==> flow/design.v <==
module SUBWAY(
    clk,
    rst_n,
    in_valid,
    init,
    in0,
    in1,
    in2,
    in3,
    out_valid,
    out
);
input clk, rst_n;
input in_valid;
input [1:0] init;
input [1:0] in0, in1, in2, in3; 
output reg       out_valid;
output reg [1:0] out;
parameter s_idle = 2'd0;
parameter s_input = 2'd1;
parameter s_cul = 2'd2;
parameter s_output = 2'd3;
genvar NN;
genvar MM;
integer i;
integer j;
parameter IDX = 9;
reg [1:0]current_state;
reg [1:0]next_state;
reg [1:0]init_pos;
reg [5:0]cnt;
reg [1:0]is_road;
reg [1:0] reg_dif;
reg [1:0]move;
wire UorD;
reg reg_UorD;
wire [1:0]dif1;
wire [1:0]dif2;
wire [1:0]dif;
reg [1:0] next_dif;
reg [1:0]next_pos;
reg [1:0]cur_pos;
reg [1:0] next_step[2:0];
wire [1:0]in_wire[3:0];
reg [1:0]in_a[IDX:0];
reg [1:0]in_b[IDX:0];
reg [1:0]in_c[IDX:0];
reg [1:0]in_d[IDX:0];
reg [1:0]out_pipe[54:0];
reg [1:0]road;
always@(posedge clk or negedge rst_n)begin
	if(!rst_n)
        current_state <= s_idle;
    else
        current_state <= next_state;
end
always@(*)begin
	case(current_state)
		s_idle: if(in_valid) next_state = s_input;
				else next_state = s_idle;
		s_input:if (cnt == 6'd7) next_state = s_cul;
				else next_state = s_input;
		s_cul:	if (cnt == 6'd62) next_state = s_output;
				else next_state = s_cul;				
		s_output: if (cnt == 6'd63) next_state = s_idle;
				else next_state = s_output;
		default: next_state = current_state;
	endcase 
end
always @(posedge clk or negedge rst_n) begin
    if(!rst_n)begin
		init_pos <= 2'd0;
    end   
    else
		case(current_state)
			s_idle: if(in_valid)begin
				init_pos <= init;
			end
			default: init_pos <= init_pos;
		endcase
end
always@(posedge clk or negedge rst_n)begin
	if(!rst_n)
        cnt <= 6'b0;
    else
		case(current_state)
			s_idle: cnt <= 6'd0;
			s_input: cnt <= cnt+6'd1;
			s_cul: if(cnt == 6'd62 ) cnt <= 6'd0;
					else cnt <= cnt+6'd1;
			s_output: if(cnt == 6'd63) cnt <= 6'd0;
					else cnt <= cnt+6'd1;
			default: cnt <= cnt;
		endcase
end
always@(posedge clk or negedge rst_n)begin
	if(!rst_n)
        out_valid <= 1'b0;
    else
		case(current_state)
			s_idle: out_valid <= 1'd0;
			s_input: out_valid <= 1'd0;
			s_output: 
				if(cnt == 6'd63) out_valid <= 1'd0;
				else   out_valid <= 1'd1;
			default: out_valid <= 1'd0;
		endcase
end
assign UorD = (cur_pos < road)?1'd0: 1'd1;  
assign dif1 = (cur_pos < road)?road: cur_pos;  
assign dif2 = (cur_pos < road)?cur_pos: road;
assign dif = dif1 - dif2;
always @(posedge clk or negedge rst_n) begin
	if(!rst_n)begin
        reg_UorD <= 2'd0;
    end 
	else begin
		reg_UorD <= UorD;
	end
end
always@(*)begin
	case(cur_pos)
	2'd0: begin
		next_step[0] = 2'b11;
		next_step[1] = in_a[1];
		next_step[2] = in_b[1];
	end
	2'd1: begin
		next_step[0] = in_a[1];
		next_step[1] = in_b[1];
		next_step[2] = in_c[1];
	end
	2'd2: begin
		next_step[0] = in_b[1];
		next_step[1] = in_c[1];
		next_step[2] = in_d[1];
	end
	2'd3: begin
		next_step[0] = in_c[1];
		next_step[1] = in_d[1];
		next_step[2] = 2'b11;
	end
	default: begin
		next_step[0] = in_c[1];
		next_step[1] = in_d[1];
		next_step[2] = 2'b11;
	end
	endcase
end
always@(*)begin
	if (dif != 2'd0) begin
		case(reg_UorD)
		1'd0: 
			case(next_step[2])
			2'd0: move = 2'b01;
			2'd1,
			2'd2,
			2'd3: 
				case(next_step[1])
				2'd0,
				2'd2: move = 2'd0;
				2'd1: move = 2'b11;
				default: move = 2'b0;
				endcase
			default: move = 2'b0;
			endcase
		1'd1: 
			case(next_step[0])
			2'd0: move = 2'b10;
			2'd1,
			2'd2,
			2'd3: 
				case(next_step[1])
				2'd0,
				2'd2: move = 2'd0;
				2'd1: move = 2'b11;
				default: move = 2'b0;
				endcase
			default: move = 2'b0;
			endcase
		default: move = 2'b0;
		endcase
	end
	else begin
		case(next_step[1])
		2'd0,
		2'd2: move = 2'd00;
		2'd1: move = 2'b11;
		default: move = 2'd0;  
		endcase
	end
end
always@(*)begin
	case(cur_pos)
	2'd0:begin
		case (move) 
		2'd1:
			next_pos = 2'd1;
		default:
			next_pos = 2'd0;
		endcase
	end 
	2'd1:begin
		case (move) 
		2'd1:
			next_pos = 2'd2;
		2'd2:
			next_pos = 2'd0;
		default:
			next_pos = 2'd1;
		endcase
	end
	2'd2:begin
		case (move) 
		2'd1:
			next_pos = 2'd3;
		2'd2:
			next_pos = 2'd1;
		default:
			next_pos = 2'd2;
		endcase
	end
	2'd3:begin
		case (move) 
		2'd2:
			next_pos = 2'd2;
		default:
			next_pos = 2'd3;
		endcase
	end
	default:next_pos = cur_pos;
	endcase
end
always@(*)begin
	if (in_b[8] == 2'd0)begin
		is_road = 2'd1;
	end
	else if (in_c[8] == 2'd0)begin
		is_road = 2'd2;
	end
	else if (in_a[8] == 2'd0)begin
		is_road = 2'd0;
	end
	else if (in_d[8] == 2'd0)begin
		is_road = 2'd3;
	end
	else begin
		is_road = 2'd1;
	end
end
always@(posedge clk)begin
	if(!rst_n)begin
        road <= 2'd0;
    end 
	else begin
		case(cnt[2:0])
		3'd0: 
			road <= is_road;
		default: road <= road;
		endcase
	end
end
always @(posedge clk or negedge rst_n) begin
	if(!rst_n)begin
        cur_pos <= 2'd0;
    end 
	else begin
		case(current_state)
		s_idle: cur_pos <= 2'd0;
		s_input: cur_pos <= init_pos;
		s_cul,
		s_output: cur_pos <= next_pos;
		default: cur_pos <= cur_pos;
		endcase
	end
end
always @(posedge clk or negedge rst_n) begin
	if(!rst_n)begin
        out <= 2'd0;
    end 
	else begin
		case(current_state)
		s_idle: out <= 2'd0;
		s_input: out <= 2'd0;
		s_output: 
			if(cnt == 6'd63) out <= 2'd0;
			else out <= out_pipe[0]; 
		default: out <= 2'd0;
		endcase
	end
end
always @(posedge clk or negedge rst_n) begin
	if(!rst_n)begin
		for (i=0; i<55; i=i+1)begin
			out_pipe[i]<=2'd0; 
		end
    end 
	else begin
		case(current_state)
		s_idle: begin
			for (i=0; i<55; i=i+1)begin
				out_pipe[i]<=2'd0; 
			end
		end
		s_output,
		s_cul: begin
			out_pipe[54] <= move;
			for (i=0; i<54; i=i+1)begin
				out_pipe[i]<=out_pipe[i+1]; 
			end
		end
		default: begin
			for (i=0; i<55; i=i+1)begin
				out_pipe[i]<=2'd0; 
			end
		end
		endcase
	end
end
always @(posedge clk or negedge rst_n) begin
    if(!rst_n)begin
        for (i = 0; i<IDX; i=i+1)begin
			in_a[i]<=2'd0;
		end
    end   
    else
		case(current_state)
			s_idle: if(in_valid)begin
						in_a[IDX-1]<=in0;
						for (i = 0; i<IDX-1; i=i+1)begin
							in_a[i]<=in_a[i+1];
						end
					end
					else begin 
						for (i = 0; i<IDX; i=i+1)begin
							in_a[i]<=in_a[i];
						end
					end
			s_input,
			s_cul:if(in_valid)begin
						in_a[IDX-1]<=in0;
						for (i = 0; i<IDX-1; i=i+1)begin
							in_a[i]<=in_a[i+1];
						end
					end
					else begin 
						for (i = 0; i<IDX; i=i+1)begin
							in_a[i]<=in_a[i];
						end
					end
			s_output:begin
				if(in_valid)begin
					in_a[IDX-1]<= in0;
				end
				else begin
					in_a[IDX-1]<= 2'd0;
				end
				for (i = 0; i<IDX-1; i=i+1)begin
					in_a[i]<=in_a[i+1];
				end
			end
			default: begin 
						for (i = 0; i<IDX; i=i+1)begin
							in_a[i]<=in_a[i];
						end
					end
		endcase
end
always @(posedge clk or negedge rst_n) begin
    if(!rst_n)begin
        for (i = 0; i<IDX; i=i+1)begin
			in_b[i]<=2'd0;
		end
    end   
    else
		case(current_state)
			s_idle: if(in_valid)begin
						in_b[IDX-1]<=in1;
						for (i = 0; i<IDX-1; i=i+1)begin
							in_b[i]<=in_b[i+1];
						end
					end
					else begin 
						for (i = 0; i<IDX; i=i+1)begin
							in_b[i]<=in_b[i];
						end
					end
			s_input,
			s_cul:if(in_valid)begin
						in_b[IDX-1]<=in1;
						for (i = 0; i<IDX-1; i=i+1)begin
							in_b[i]<=in_b[i+1];
						end
					end
					else begin 
						for (i = 0; i<IDX; i=i+1)begin
							in_b[i]<=in_b[i];
						end
					end
			s_output:begin
				if(in_valid)begin
					in_b[IDX-1]<= in1;
				end
				else begin
					in_b[IDX-1]<= 2'd0;
				end
				for (i = 0; i<IDX-1; i=i+1)begin
					in_b[i]<=in_b[i+1];
				end
			end
			default: begin 
						for (i = 0; i<IDX; i=i+1)begin
							in_b[i]<=in_b[i];
						end
					end
		endcase
end
always @(posedge clk or negedge rst_n) begin
    if(!rst_n)begin
        for (i = 0; i<IDX; i=i+1)begin
			in_c[i]<=2'd0;
		end
    end   
    else
		case(current_state)
			s_idle: if(in_valid)begin
						in_c[IDX-1]<=in2;
						for (i = 0; i<IDX-1; i=i+1)begin
							in_c[i]<=in_c[i+1];
						end
					end
					else begin 
						for (i = 0; i<IDX; i=i+1)begin
							in_c[i]<=in_c[i];
						end
					end
			s_input,
			s_cul:if(in_valid)begin
						in_c[IDX-1]<=in2;
						for (i = 0; i<IDX-1; i=i+1)begin
							in_c[i]<=in_c[i+1];
						end
					end
					else begin 
						for (i = 0; i<IDX; i=i+1)begin
							in_c[i]<=in_c[i];
						end
					end
			s_output:begin
				if(in_valid)begin
					in_c[IDX-1]<= in2;
				end
				else begin
					in_c[IDX-1]<= 2'd0;
				end
				for (i = 0; i<IDX-1; i=i+1)begin
					in_c[i]<=in_c[i+1];
				end
			end
			default: begin 
						for (i = 0; i<IDX; i=i+1)begin
							in_c[i]<=in_c[i];
						end
					end
		endcase
end
always @(posedge clk or negedge rst_n) begin
    if(!rst_n)begin
        for (i = 0; i<IDX; i=i+1)begin
			in_d[i]<=2'd0;
		end
    end   
    else
		case(current_state)
			s_idle: if(in_valid)begin
						in_d[IDX-1]<=in3;
						for (i = 0; i<IDX-1; i=i+1)begin
							in_d[i]<=in_d[i+1];
						end
					end
					else begin 
						for (i = 0; i<IDX; i=i+1)begin
							in_d[i]<=in_d[i];
						end
					end
			s_input,
			s_cul:if(in_valid)begin
						in_d[IDX-1]<=in3;
						for (i = 0; i<IDX-1; i=i+1)begin
							in_d[i]<=in_d[i+1];
						end
					end
					else begin 
						for (i = 0; i<IDX; i=i+1)begin
							in_d[i]<=in_d[i];
						end
					end
			s_output:begin
				if(in_valid)begin
					in_d[IDX-1]<= in3;
				end
				else begin
					in_d[IDX-1]<= 2'd0;
				end
				for (i = 0; i<IDX-1; i=i+1)begin
					in_d[i]<=in_d[i+1];
				end
			end
			default: begin 
						for (i = 0; i<IDX; i=i+1)begin
							in_d[i]<=in_d[i];
						end
					end
		endcase
end
endmodule
Reports on SUBWAY
Tool output for the design above, in the order of the flow.
Line numbers count from 1 in the design file above.
Operators: Yosys type, input widths -> output width; for muxes data width and select width s.
{ "setup": {"design": "SUBWAY", "clock": "clk", "cell_library": "sky130hd", "corner": "tt_025C_1v80"} }

After elaboration
Yosys after proc, flatten, opt, wreduce and memory -nomap, before mapping. Print and check cells are not counted. Equal cells are merged and count once.
{ "bits": {"input_bits": 13, "elab_cells": 289, "reg_bits": 192, "output_inout_bits": 3} }
{ "op_classes": {"n_reduce_logical": 15, "logic": 1, "n_eq": 19, "compare": 1, "mux": 156, "n_addsub": 2} }
{ "op_table": {"columns": ["op", "count"], "rows": [
  ["$mux 2", 103],
  ["$pmux 2 s2", 37],
  ["$pmux 2 s4", 5],
  ["$pmux 6 s4", 1],
  ["$eq 2x2->1 const B", 9],
  ["$logic_not 2->1", 8],
  ["$eq 2x1->1 const B", 6],
  ["$eq 6x6->1 const B", 2],
  ["$mux 6", 2],
  ["$reduce_or 3->1", 3],
  ["$mux 1", 7],
  ["$add 6x1->6 const B", 1],
  ["$eq 6x3->1 const B", 1],
  ["$pmux 2 s3", 1],
  ["$logic_not 3->1", 1],
  ["$ne 2x1->1 const B", 1],
  ["$sub 2x2->2", 1],
  ["$lt 2x2->1", 1],
  ["$reduce_and 2->1", 1],
  ["$reduce_bool 2->1", 1],
  ["$reduce_or 2->1", 1],
  ["$not 1->1", 1]
]} }

Depth
Longest topological path by Yosys (ltp), each cell counted once; first at word level (registers and memories cut), then after technology mapping (sequential cells cut; the memories' decode and read muxes count).
{ "logic_depth": {"depth_word": 11, "ABC_AREA": 1, "depth_mapped": 15, "depth_no_buf": 14} }

Synthesis result
Yosys stat after the flow's synthesis: flattened, memories mapped to cells. It holds for the ABC_AREA given above (unset counts as 0); a run with the other value may have another netlist.
{ "types": {"columns": ["cell_type", "count", "type_area_um2"], "rows": [
  ["sky130_fd_sc_hd__dfrtp_1", 191, 4.78E+03],
  ["sky130_fd_sc_hd__inv_1", 170, 638.112],
  ["sky130_fd_sc_hd__nor2_1", 158, 593.069],
  ["sky130_fd_sc_hd__o21ai_0", 48, 240.23],
  ["sky130_fd_sc_hd__nand2_1", 60, 225.216],
  ["sky130_fd_sc_hd__a21oi_1", 31, 155.149],
  ["sky130_fd_sc_hd__nand3_1", 23, 115.11],
  ["sky130_fd_sc_hd__ha_1", 7, 87.584],
  ["sky130_fd_sc_hd__buf_2", 14, 70.067],
  ["sky130_fd_sc_hd__buf_4", 9, 67.565],
  ["sky130_fd_sc_hd__dfxtp_1", 2, 40.038],
  ["sky130_fd_sc_hd__dfstp_2", 1, 26.275],
  ["sky130_fd_sc_hd__buf_6", 2, 22.522],
  ["sky130_fd_sc_hd__mux2_2", 2, 22.522],
  ["sky130_fd_sc_hd__nand4_1", 3, 18.768],
  ["sky130_fd_sc_hd__o31ai_2", 1, 12.512],
  ["sky130_fd_sc_hd__or2_2", 2, 12.512],
  ["sky130_fd_sc_hd__clkbuf_1", 3, 11.261]
]} }
Not listed: further types 12, cells in them 15.
{ "mapped": {"seq_area_mm2": 0.0048459, "ffs": 194, "mapped_cells": 742, "buffers": 28, "mapped_area_mm2": 0.0072344} }

Worst setup path after synthesis
OpenSTA on the mapped netlist: ideal clock, no wires. The path of least setup slack (recovery checks aside). Input and output delay are each 20% of the period. Register names are those of the netlist, which keeps one name where synthesis merged equal registers.
{ "synth_path": {"path_type": "register -> register", "from": "reg cur_pos[0]", "to": "reg cur_pos[0]", "setup_slack_ns": 0.444, "delay_ns": 2.056, "setup_time_ns": 0.127, "arrival_ns": 1.929, "t_required_ns": 2.373, "path_buffers": 1, "driving_pins": 14, "launch_ns": 0.000, "tclk_ns": 2.5, "synth_period_reached_ns": 2.056} }
"delay_ns" = arrival - input delay + setup time.
"driving_pins": output pins that drive a net of the path, with the launching flip-flop's if there is one; two outputs of one cell count as two.
"synth_period_reached_ns" is the clock period less the worst setup slack; recovery checks do not enter. This is arithmetic on one report: input and output delays are still those of the set period (20% each).
The rows between start and end are the longest chain of elaborated cells between them; the timing report does not say that the signal goes this way. Where chains are equally long, one stands for them.
Each line given opens the expression or statement behind the cell; cells for indexed reads and writes are added by Yosys, which also makes memories of some case tables.
At most two assigning lines are given for a register; there are more.
{ "synth_via": {"path_cell_list": "sky130_fd_sc_hd__dfrtp_1 -> sky130_fd_sc_hd__buf_4 -> sky130_fd_sc_hd__inv_2 -> sky130_fd_sc_hd__ha_1 -> sky130_fd_sc_hd__nand2_1 -> sky130_fd_sc_hd__nor3b_1 -> sky130_fd_sc_hd__nand3_1 -> sky130_fd_sc_hd__nand2_1 -> sky130_fd_sc_hd__nand2_1 -> sky130_fd_sc_hd__ha_1 -> sky130_fd_sc_hd__o21ai_0 -> sky130_fd_sc_hd__o21ai_0 -> sky130_fd_sc_hd__o21ai_0 -> sky130_fd_sc_hd__o21ai_0", "elab_chain_cells": 11, "cells_between": 36, "classes_between": "add/sub: 1; compare: 1; eq/ne: 12; mux: 16; reduce/logical: 6"} }
{ "synth_lines": {"columns": ["element", "line_no", "rtl"], "rows": [
  ["start, declared", 42, "reg [1:0]cur_pos;"],
  ["start, assigned", 270, "s_input: cur_pos <= init_pos;"],
  ["start, assigned", 272, "s_output: cur_pos <= next_pos;"],
  ["$eq 2x2->1", 122, "case(cur_pos)"],
  ["$pmux 2 s4", 122, null],
  ["$eq 2x1->1", 173, "case(next_step[1])"],
  ["$mux 2", 173, null],
  ["$pmux 2 s2", 168, "case(next_step[0])"],
  ["$pmux 2 s2", 152, "case(reg_UorD)"],
  ["$mux 2", 151, "if (dif != 2'd0) begin"],
  ["$eq 2x2->1", 224, "case (move)"],
  ["$mux 1", 224, null],
  ["$pmux 2 s4", 194, "case(cur_pos)"],
  ["$pmux 2 s3", 268, "case(current_state)"],
  ["end, assigned", 270, null],
  ["end, assigned", 272, null],
  ["end, declared", 42, null]
]} }

Worst path after layout
From the final timing report of entry A: the path of least setup slack in the routed layout; clock arrival at registers is part of the times.
{ "layout_path": {"path_type": "register -> register", "from": "reg cur_pos[0]", "to": "reg cur_pos[0]", "setup_time_ns": 0.13, "arrival_ns": 2.22, "tclk_ns": 1.78, "path_buffers": 0, "setup_slack_ns": -0.13, "t_required_ns": 2.09, "launch_ns": 0.44, "driving_pins": 14} }
The rows between start and end are the longest chain of elaborated cells between them; the timing report does not say that the signal goes this way. Where chains are equally long, one stands for them.
At most two assigning lines are given for a register; there are more.
{ "layout_via": {"path_cell_list": "sky130_fd_sc_hd__dfrtp_2 -> sky130_fd_sc_hd__clkinv_4 -> sky130_fd_sc_hd__ha_4 -> sky130_fd_sc_hd__nand2_2 -> sky130_fd_sc_hd__nor3b_4 -> sky130_fd_sc_hd__nand3_2 -> sky130_fd_sc_hd__nand2_2 -> sky130_fd_sc_hd__nand2_2 -> sky130_fd_sc_hd__ha_4 -> sky130_fd_sc_hd__nand2_2 -> sky130_fd_sc_hd__o21ai_1 -> sky130_fd_sc_hd__o21ai_1 -> sky130_fd_sc_hd__o21ai_1 -> sky130_fd_sc_hd__o21ai_1", "elab_chain_cells": 11, "cells_between": 36, "classes_between": "add/sub: 1; compare: 1; eq/ne: 12; mux: 16; reduce/logical: 6"} }
{ "layout_lines": {"columns": ["element", "line_no", "rtl"], "rows": [
  ["start, declared", 42, "reg [1:0]cur_pos;"],
  ["start, assigned", 270, "s_input: cur_pos <= init_pos;"],
  ["start, assigned", 272, "s_output: cur_pos <= next_pos;"],
  ["$eq 2x2->1", 122, "case(cur_pos)"],
  ["$pmux 2 s4", 122, null],
  ["$eq 2x1->1", 173, "case(next_step[1])"],
  ["$mux 2", 173, null],
  ["$pmux 2 s2", 168, "case(next_step[0])"],
  ["$pmux 2 s2", 152, "case(reg_UorD)"],
  ["$mux 2", 151, "if (dif != 2'd0) begin"],
  ["$eq 2x2->1", 224, "case (move)"],
  ["$mux 1", 224, null],
  ["$pmux 2 s4", 194, "case(cur_pos)"],
  ["$pmux 2 s3", 268, "case(current_state)"],
  ["end, assigned", 270, null],
  ["end, assigned", 272, null],
  ["end, declared", 42, null]
]} }

Memo
Re: implementation data of SUBWAY

Top module SUBWAY; platform sky130hd; tools Yosys and OpenROAD; 6 stored runs in no particular order. Input and output delays are each 20% of the period that was set; the output load is 0.01 pF.
"achieved_clock_period_ns": clock period set for the run, less the worst setup slack. It is reckoned from that one timing run; input and output delays stay at 20% of the period that was set.
By "fin_power_uw" is meant OpenSTA's value without simulated activity: inputs other than the clock are taken to toggle once in ten clock periods, and the tool carries that through the logic.
[
  {
    "run": "entry A",
    "settings": { "ABC_AREA": 1, "CAP_MARGIN": 35, "CORE_ASPECT_RATIO": 0.91, "CORE_UTILIZATION": 21, "CTS_CLUSTER_DIAMETER": 51, "CTS_CLUSTER_SIZE": 30, "MAX_ROUTING_LAYER": "met5", "MIN_ROUTING_LAYER": "met2", "SETUP_SLACK_MARGIN": -0.03, "TNS_END_PERCENT": 50, "period_ns": 1.78, "CORE_MARGIN": 2, "SLEW_MARGIN": 20 },
    "results": { "post_route_util_frac": 0.26, "setup_tns_ns": -0.257, "fin_power_uw": 11693, "dieArea_mm2": 0.0359521, "final_setup_ws_ns": -0.130, "layout_stdcell_area_mm2": 0.0087909, "synth_area_mm2": 0.0072344, "achieved_clock_period_ns": 1.910 }
  },
  {
    "run": "entry B",
    "settings": { "period_ns": 2.32, "CAP_MARGIN": 20, "CORE_MARGIN": 2, "CORE_UTILIZATION": 40, "SLEW_MARGIN": 20 },
    "results": { "post_route_util_frac": 0.474, "achieved_clock_period_ns": 2.253, "setup_tns_ns": 0.000, "layout_stdcell_area_mm2": 0.0081678, "dieArea_mm2": 0.0186432, "synth_area_mm2": 0.0070267, "fin_power_uw": 8690, "final_setup_ws_ns": 0.067 }
  },
  {
    "run": "entry C",
    "settings": { "ABC_AREA": 1, "CAP_MARGIN": 20, "CELL_PAD_IN_SITES_DETAIL_PLACEMENT": 2, "CELL_PAD_IN_SITES_GLOBAL_PLACEMENT": 3, "CORE_ASPECT_RATIO": 0.91, "CORE_MARGIN": 9, "CORE_UTILIZATION": 42, "CTS_CLUSTER_DIAMETER": 301, "CTS_CLUSTER_SIZE": 12, "GPL_ROUTABILITY_DRIVEN": 0, "HOLD_SLACK_MARGIN": 0.04, "MAX_ROUTING_LAYER": "met4", "MIN_ROUTING_LAYER": "met1", "SETUP_SLACK_MARGIN": -0.03, "SLEW_MARGIN": 10, "TNS_END_PERCENT": 50, "period_ns": 3.11 },
    "results": { "dieArea_mm2": 0.0222791, "layout_stdcell_area_mm2": 0.0081954, "fin_power_uw": 6624, "synth_area_mm2": 0.0072344, "setup_tns_ns": 0.000, "final_setup_ws_ns": 0.644, "post_route_util_frac": 0.488, "achieved_clock_period_ns": 2.466 }
  },
  {
    "run": "entry D",
    "settings": { "ABC_AREA": 1, "CAP_MARGIN": 30, "CELL_PAD_IN_SITES_DETAIL_PLACEMENT": 2, "CORE_ASPECT_RATIO": 1.51, "CTS_CLUSTER_DIAMETER": 53, "GPL_ROUTABILITY_DRIVEN": 1, "GPL_TIMING_DRIVEN": 1, "HOLD_SLACK_MARGIN": 0.26, "MAX_ROUTING_LAYER": "met5", "PLACE_DENSITY_LB_ADDON": 0.18, "SETUP_SLACK_MARGIN": 0.47, "TNS_END_PERCENT": 65, "period_ns": 2.5, "CORE_MARGIN": 2, "CORE_UTILIZATION": 40, "SLEW_MARGIN": 20 },
    "results": { "layout_stdcell_area_mm2": 0.0083605, "post_route_util_frac": 0.47, "achieved_clock_period_ns": 2.190, "final_setup_ws_ns": 0.310, "setup_tns_ns": 0.000, "fin_power_uw": 8641, "dieArea_mm2": 0.0192003, "synth_area_mm2": 0.0072344 }
  },
  {
    "run": "entry E",
    "settings": { "ABC_AREA": 1, "CELL_PAD_IN_SITES_DETAIL_PLACEMENT": 2, "CORE_ASPECT_RATIO": 0.68, "GPL_ROUTABILITY_DRIVEN": 1, "GPL_TIMING_DRIVEN": 0, "HOLD_SLACK_MARGIN": 0.26, "MAX_ROUTING_LAYER": "met4", "PLACE_DENSITY_LB_ADDON": 0.18, "TNS_END_PERCENT": 65, "period_ns": 2.5, "CAP_MARGIN": 20, "CORE_MARGIN": 2, "CORE_UTILIZATION": 40, "SLEW_MARGIN": 20 },
    "results": { "dieArea_mm2": 0.0191981, "setup_tns_ns": 0.000, "achieved_clock_period_ns": 2.445, "final_setup_ws_ns": 0.055, "fin_power_uw": 8618, "post_route_util_frac": 0.474, "layout_stdcell_area_mm2": 0.008368, "synth_area_mm2": 0.0072344 }
  },
  {
    "run": "entry F",
    "settings": { "CORE_ASPECT_RATIO": 0.68, "GPL_ROUTABILITY_DRIVEN": 0, "GPL_TIMING_DRIVEN": 0, "HOLD_SLACK_MARGIN": 0.26, "PLACE_DENSITY": 0.73, "TNS_END_PERCENT": 65, "period_ns": 2.5, "CAP_MARGIN": 20, "CORE_MARGIN": 2, "CORE_UTILIZATION": 40, "SLEW_MARGIN": 20 },
    "results": { "post_route_util_frac": 0.479, "dieArea_mm2": 0.0186631, "setup_tns_ns": 0.000, "achieved_clock_period_ns": 2.352, "synth_area_mm2": 0.0070267, "final_setup_ws_ns": 0.148, "layout_stdcell_area_mm2": 0.0081291, "fin_power_uw": 8158 }
  }
]
